==> flow/design.v <==
`timescale 1ns / 1ps
module day3_part2_top( clk, rst, rom_addr, rom_data, sum, done );
    input clk;
    input rst;
    output [13:0] rom_addr;
    input [7:0] rom_data;
    output [31:0] sum;
    output done;
    reg [13:0] addr;
    wire [7:0] rom_out;
    reg [63:0] sub_group1;
    reg [63:0] sub_group2;
    reg [63:0] sub_group3;
    reg [63:0] comparator;
    reg [7:0] value;
    reg [31:0] sum_triples;
    localparam READ_1 = 3'b000, READ_2 = 3'b001, READ_3 = 3'b010, COMPARE = 3'b011, GET_VAL = 3'b100, CHECK = 3'b101, DONE = 3'b110;
    reg [2:0] state;
    reg int_done;
    assign sum = sum_triples;
    assign done = int_done;
    assign rom_addr = addr;
    assign rom_out = rom_data;
    always @ (posedge clk)
    begin
    if (rst)
    begin
        addr <= 14'b0;
        sub_group1 <= 64'b0;
        sub_group2 <= 64'b0;
        sub_group3 <= 64'b0;
        comparator <= 64'b0;
        value <= 8'b0;
        sum_triples <= 32'b0;
        state <= READ_1;
        int_done <= 1'b0;
    end
    else
    case (state)
    READ_1:
    begin
        addr <= addr + 1;
        if (rom_out == 8'b0)
            state <= READ_2;
        else
            sub_group1[rom_out] <= 1'b1;
    end
    READ_2:
    begin
        addr <= addr + 1;
        if (rom_out == 8'b0)
            state <= READ_3;
        else
            sub_group2[rom_out] <= 1'b1;
    end
    READ_3:
    begin
        addr <= addr + 1;
        if (rom_out == 8'b0)
            state <= COMPARE;
        else
            sub_group3[rom_out] <= 1'b1;
    end
    COMPARE:
    begin
        comparator <= sub_group1 & sub_group2 & sub_group3;
        if ((sub_group1 & sub_group2 & sub_group3) != 64'b0)
        begin
            value <= 8'b0;
            state <= GET_VAL;
        end
        else
        begin
            state <= CHECK;
        end
    end
    GET_VAL:
    begin
        comparator <= comparator >> 1;
        value <= value + 1;
        if (comparator == 1'b1)
        begin
            state <= CHECK;
            sum_triples <= sum_triples + value;
        end
    end
    CHECK:
    begin
        if (rom_out == 8'b0)
            state <= DONE;
        else
        begin
            state <= READ_1;
            sub_group1 <= 64'b0;
            sub_group2 <= 64'b0;
            sub_group3 <= 64'b0;
            comparator <= 64'b0;
        end
    end
    DONE:
    begin
        int_done <= 1'b1;
    end
    endcase
    end
endmodule
## Step by step through the tools: day3_part2_top

What the tools print for day3_part2_top, step after step.
Line numbers count from 1 in the design file above.
Operators carry their Yosys type and port widths (W data, S select, Z words).
Cell names lack the library's common part.
The mark -- stands for no value.

| design | value |
|---|---|
| top module | day3_part2_top |
| clock port | clk |
| cell library | sky130hd |
| library corner | tt_025C_1v80 |

## Word-level counts

Yosys after proc, flatten, opt, wreduce and memory -nomap, before mapping. Memory bits, and registers merged into a memory's read port (data or address), are not among the register bits. Print and check cells are not counted. Equal cells are merged and count once.

| storage and ports | value |
|---|---|
| flip-flop bits (word level) | 314 |
| latch bits | 0 |
| bits in writable memories | 0 |
| memory bits (read-only) | 0 |
| clocked read ports x word width | 0 |
| memory cells | 0 |
| input bits | 10 |
| output and inout port bits | 47 |
| cells after elaboration | 73 |

| operators by class | value |
|---|---|
| $add $sub $neg | 4 |
| multiply operators | 0 |
| div/mod/pow operators | 0 |
| magnitude comparators | 0 |
| eq/ne operators | 16 |
| shifts and indexed selects | 1 |
| muxes and demuxes | 17 |
| bitwise operators | 9 |
| reductions and logical operators | 17 |

Operators by type and width:

| cell | count |
|---|---|
| $pmux W64 S2 | 3 |
| $and A64 B64 Y64 | 5 |
| $mux W64 | 4 |
| $or A64 B64 Y64 | 3 |
| $pmux W64 S3 | 1 |
| $shift A1 B9 Y64 const A | 1 |
| $eq A64 B1 Y1 const B | 1 |
| $not A64 Y64 | 1 |
| $reduce_bool A64 Y1 | 1 |
| $add A32 B8 Y32 | 1 |
| $ne A2 B2 Y1 const B | 9 |
| $pmux W3 S6 | 1 |
| $pmux W8 S2 | 1 |
| $mux W3 | 5 |
| $add A14 B1 Y14 const B | 1 |
| $eq A3 B3 Y1 const B | 3 |
| $reduce_and A3 Y1 | 3 |
| $neg A8 Y9 | 1 |
| $reduce_bool A2 Y1 | 4 |
| $add A8 B1 Y8 const B | 1 |
| $logic_not A8 Y1 | 1 |
| $mux W8 | 1 |
| $reduce_and A2 Y1 | 3 |
| $eq A3 B2 Y1 const B | 2 |
| $reduce_bool A6 Y1 | 1 |
| $reduce_and A5 Y1 | 1 |
| $eq A3 B1 Y1 const B | 1 |
| $logic_not A3 Y1 | 1 |

Not listed: further kinds 3, cells in them 3.

## Longest topological paths

Longest topological path by Yosys (ltp), each cell counted once; first at word level (registers and memories cut), then after technology mapping (sequential cells cut; the memories' decode and read muxes count).

| depth | value |
|---|---|
| depth in word-level cells | 7 |
| ABC_AREA | 1 |
| mapped depth | 15 |
| gate-level depth less buffers | 15 |

## After synthesis

Source: synth_stat.txt of the flow (Yosys; design flattened, memories mapped). It holds for the ABC_AREA given above (unset counts as 0); a run with the other value may have another netlist.

| synthesis totals | value |
|---|---|
| standard cells after synthesis | 1,916 |
| mapped area | 13,914.6 um2 |
| sequential part of the area | 6,366.1 um2 |
| flip-flop cells | 318 |
| buffers | 97 |

Cell types:

| type | count | total area (um2) |
|---|---|---|
| dfxtp_1 | 318 | 6.37E+03 |
| a21oi_1 | 292 | 1.46E+03 |
| nor2_1 | 277 | 1.04E+03 |
| nand3_1 | 179 | 895.859 |
| nand2_1 | 227 | 852.067 |
| inv_1 | 196 | 735.706 |
| o21ai_0 | 84 | 420.403 |
| o22ai_1 | 64 | 400.384 |
| nand4_1 | 50 | 312.8 |
| clkbuf_1 | 53 | 198.941 |
| buf_2 | 35 | 175.168 |
| xor2_1 | 17 | 148.893 |
| ha_1 | 11 | 137.632 |
| a31oi_1 | 18 | 112.608 |
| nor2_2 | 15 | 93.84 |
| nor3_1 | 13 | 65.062 |
| buf_4 | 7 | 52.55 |
| nor4_1 | 8 | 50.048 |

Other cell types: 19; their cells: 52.

## Path before layout

Source: OpenSTA report_checks on the synthesized netlist (no wires, ideal clock, input and output delay 20% of the period each), path of least setup slack; recovery checks are left aside. Register names are those of the netlist, which keeps one name where synthesis merged equal registers.

| timing path post-synthesis | value |
|---|---|
| kind | input to register |
| start | in rom_data[0] |
| end | reg comparator[23] |
| period | 4.0 ns |
| external input delay | 0.800 ns |
| library setup time | 0.119 ns |
| time at the first pin | 0.800 ns |
| arrival time | 2.146 ns |
| required time | 3.881 ns |
| path slack | 1.735 ns |
| delay of the path | 1.465 ns |
| stages | 13 |
| path buffers | 2 |
| synthesis period reached | 2.265 ns |

"delay of the path" = arrival - input delay + setup time.
"stages" counts driving pins, that of a launching flip-flop among them; a cell with two outputs on the path counts twice.
"synthesis period reached" = period - worst setup slack (recovery checks aside). The figure is calculated, with input and output delays left at 20% of the set period.
Between the ends stands the longest chain of elaborated cells between them, by number of cells; it is not shown to be the way that was timed. Of several equally long chains one is given.
A line is the first line of the expression or statement that the cell stems from. Yosys adds cells for indexed reads and writes and turns some case tables into memories.
At most two assigning lines are given for a register; there are more.

| between the ends, post-synthesis | value |
|---|---|
| cells stage by stage | inv_2 > ha_1 > inv_1 > nor2_2 > nand3_2 > nor2_4 > inv_2 > nor2_1 > a21oi_2 > inv_2 > buf_4 > buf_4 > a21oi_1 |
| cells in the longest elaborated chain | 3 |
| elaborated cells on any way between the ends | 5 |
| those cells by class | eq/ne (1); mux (2); reduce/logical (2) |

Ends and longest elaborated chain, post-synthesis:

| item | RTL line | RTL |
|---|---|---|
| start: declaration | 6 | `input [7:0] rom_data;` |
| $logic_not A8 Y1 | 89 | `if (rom_out == 8'b0)` |
| $mux W64 | 89 |  |
| $pmux W64 S3 | 39 | `case (state)` |
| end: assignment | 66 | `comparator <= sub_group1 & sub_group2 & sub_group3;` |
| end: assignment | 79 | `comparator <= comparator >> 1;` |
| end: declaration | 14 | `reg [63:0] comparator;` |

## Worst path after layout

Path of least setup slack in the final report of record 1 (OpenROAD, finished layout, wires in). Where an end is a register, its clock arrival counts in the times.

| timing path after layout | value |
|---|---|
| kind | input to register |
| start | in rom_data[0] |
| end | reg sub_group1[34] |
| period | 4.0 ns |
| external input delay | 0.80 ns |
| library setup time | 0.06 ns |
| time at the first pin | 0.80 ns |
| arrival time | 3.53 ns |
| required time | 4.47 ns |
| path slack | 0.94 ns |
| stages | 11 |
| path buffers | 2 |

Between the ends stands the longest chain of elaborated cells between them, by number of cells; it is not shown to be the way that was timed. Of several equally long chains one is given.
At most two assigning lines are given for a register; there are more.

| between the ends, after layout | value |
|---|---|
| cells stage by stage | clkdlybuf4s50_1 > inv_2 > ha_1 > inv_1 > nor2_2 > nand3_2 > nor2_4 > a21oi_2 > clkbuf_1 > nand3_1 > a21oi_1 |
| cells in the longest elaborated chain | 7 |
| elaborated cells on any way between the ends | 12 |
| those cells by class | add/sub (1); eq/ne (2); shift (1); mux (3); logic (3); reduce/logical (2) |

Ends and longest elaborated chain, after layout:

| item | RTL line | RTL |
|---|---|---|
| start: declaration | 6 | `input [7:0] rom_data;` |
| $neg A8 Y9 | 46 | `sub_group1[rom_out] <= 1'b1;` |
| $shift A1 B9 Y64 | 46 |  |
| $not A64 Y64 | 46 |  |
| $and A64 B64 Y64 | 46 |  |
| $or A64 B64 Y64 | 46 |  |
| $mux W64 | 43 | `if (rom_out == 8'b0)` |
| $pmux W64 S2 | 39 | `case (state)` |
| end: assignment | 29 | `sub_group1 <= 64'b0;` |
| end: assignment | 46 |  |
| end: declaration | 11 | `reg [63:0] sub_group1;` |

Appendix: measured runs

Measured data: module day3_part2_top, platform sky130hd, 2 stored runs of the flow under differing settings, order arbitrary. Input and output delays are each 20% of the period that was set; the output load is 0.01 pF.
By "clock period reached" is meant the clock period of the run minus its worst setup slack. This is arithmetic on one report: input and output delays are still those of the set period (20% each).
By "allowed time less slack (worst setup path)" is meant the share of the clock period that the worst setup path is allowed (20% is reserved at inputs, 20% at outputs), minus its slack. Clock arrival times at its registers enter into it.
By "total power after layout" is meant OpenSTA's value without simulated activity: inputs other than the clock are taken to toggle once in ten clock periods, and the tool carries that through the logic.

## Record 1

==> flow/run.sh <==
#!/bin/bash
# the make line also repeats the synthesis and layout settings of config.mk as NAME=value (left out here)
make -C /OpenROAD-flow-scripts/flow DESIGN_CONFIG=/design/flow/config.mk WORK_HOME=/design/flow/orfs CLKGATE_MAP_FILE= finish
==> flow/config.mk <==
export PLATFORM = sky130hd
export DESIGN_NAME = day3_part2_top
export DESIGN_NICKNAME = day3_part2_top
export VERILOG_FILES = /design/flow/design.v
export SDC_FILE = /design/flow/constraint.sdc
export NUM_CORES = 4
export LEC_CHECK = 0
export ABC_AREA = 1
export CAP_MARGIN = 20
export CELL_PAD_IN_SITES_DETAIL_PLACEMENT = 1
export CELL_PAD_IN_SITES_GLOBAL_PLACEMENT = 1
export CORE_ASPECT_RATIO = 1.99
export CORE_MARGIN = 3
export CORE_UTILIZATION = 40
export CTS_CLUSTER_DIAMETER = 122
export CTS_CLUSTER_SIZE = 31
export GPL_ROUTABILITY_DRIVEN = 0
export GPL_TIMING_DRIVEN = 0
export HOLD_SLACK_MARGIN = 0.26
export MIN_ROUTING_LAYER = met1
export PLACE_DENSITY = 0.57
export SETUP_SLACK_MARGIN = 0.74
export SLEW_MARGIN = 20
==> flow/constraint.sdc <==
create_clock -name core_clock -period 4.0 [get_ports {clk}]
set_input_delay 0.8000 -clock core_clock [delete_from_list [all_inputs] [get_ports {clk}]]
set_output_delay 0.8000 -clock core_clock [all_outputs]
set_load 0.01 [all_outputs]

| result of record 1 | value |
|---|---|
| clock period reached | 3.064 ns |
| standard-cell area after layout | 15,441.1 um2 |
| netlist area reported by Yosys | 13,914.6 um2 |
| total power after layout | 5,174 µW |
| final worst hold slack | 0.440 ns |
| worst slack on setup checks | 0.936 ns |
| area of the die | 37,194.3 um2 |
| post-layout utilization | 45.4 % |
| setup total negative slack | 0.000 ns |
| allowed time less slack (worst setup path) | 2.26 ns |
| critical path type | input to register |

## Record 2

==> flow/run.sh <==
#!/bin/bash
# the make line also repeats the synthesis and layout settings of config.mk as NAME=value (left out here)
make -C /OpenROAD-flow-scripts/flow DESIGN_CONFIG=/design/flow/config.mk WORK_HOME=/design/flow/orfs CLKGATE_MAP_FILE= finish
==> flow/config.mk <==
export PLATFORM = sky130hd
export DESIGN_NAME = day3_part2_top
export DESIGN_NICKNAME = day3_part2_top
export VERILOG_FILES = /design/flow/design.v
export SDC_FILE = /design/flow/constraint.sdc
export NUM_CORES = 4
export LEC_CHECK = 0
export ABC_AREA = 1
export CAP_MARGIN = 20
export CELL_PAD_IN_SITES_DETAIL_PLACEMENT = 2
export CORE_MARGIN = 2
export CORE_UTILIZATION = 47
export PLACE_DENSITY_LB_ADDON = 0.14
export SETUP_SLACK_MARGIN = -0.23
export SLEW_MARGIN = 0
export TNS_END_PERCENT = 40
==> flow/constraint.sdc <==
create_clock -name core_clock -period 4.8 [get_ports {clk}]
set_input_delay 0.9600 -clock core_clock [delete_from_list [all_inputs] [get_ports {clk}]]
set_output_delay 0.9600 -clock core_clock [all_outputs]
set_load 0.01 [all_outputs]

Record 2: no results, placement failed with DPL-0033
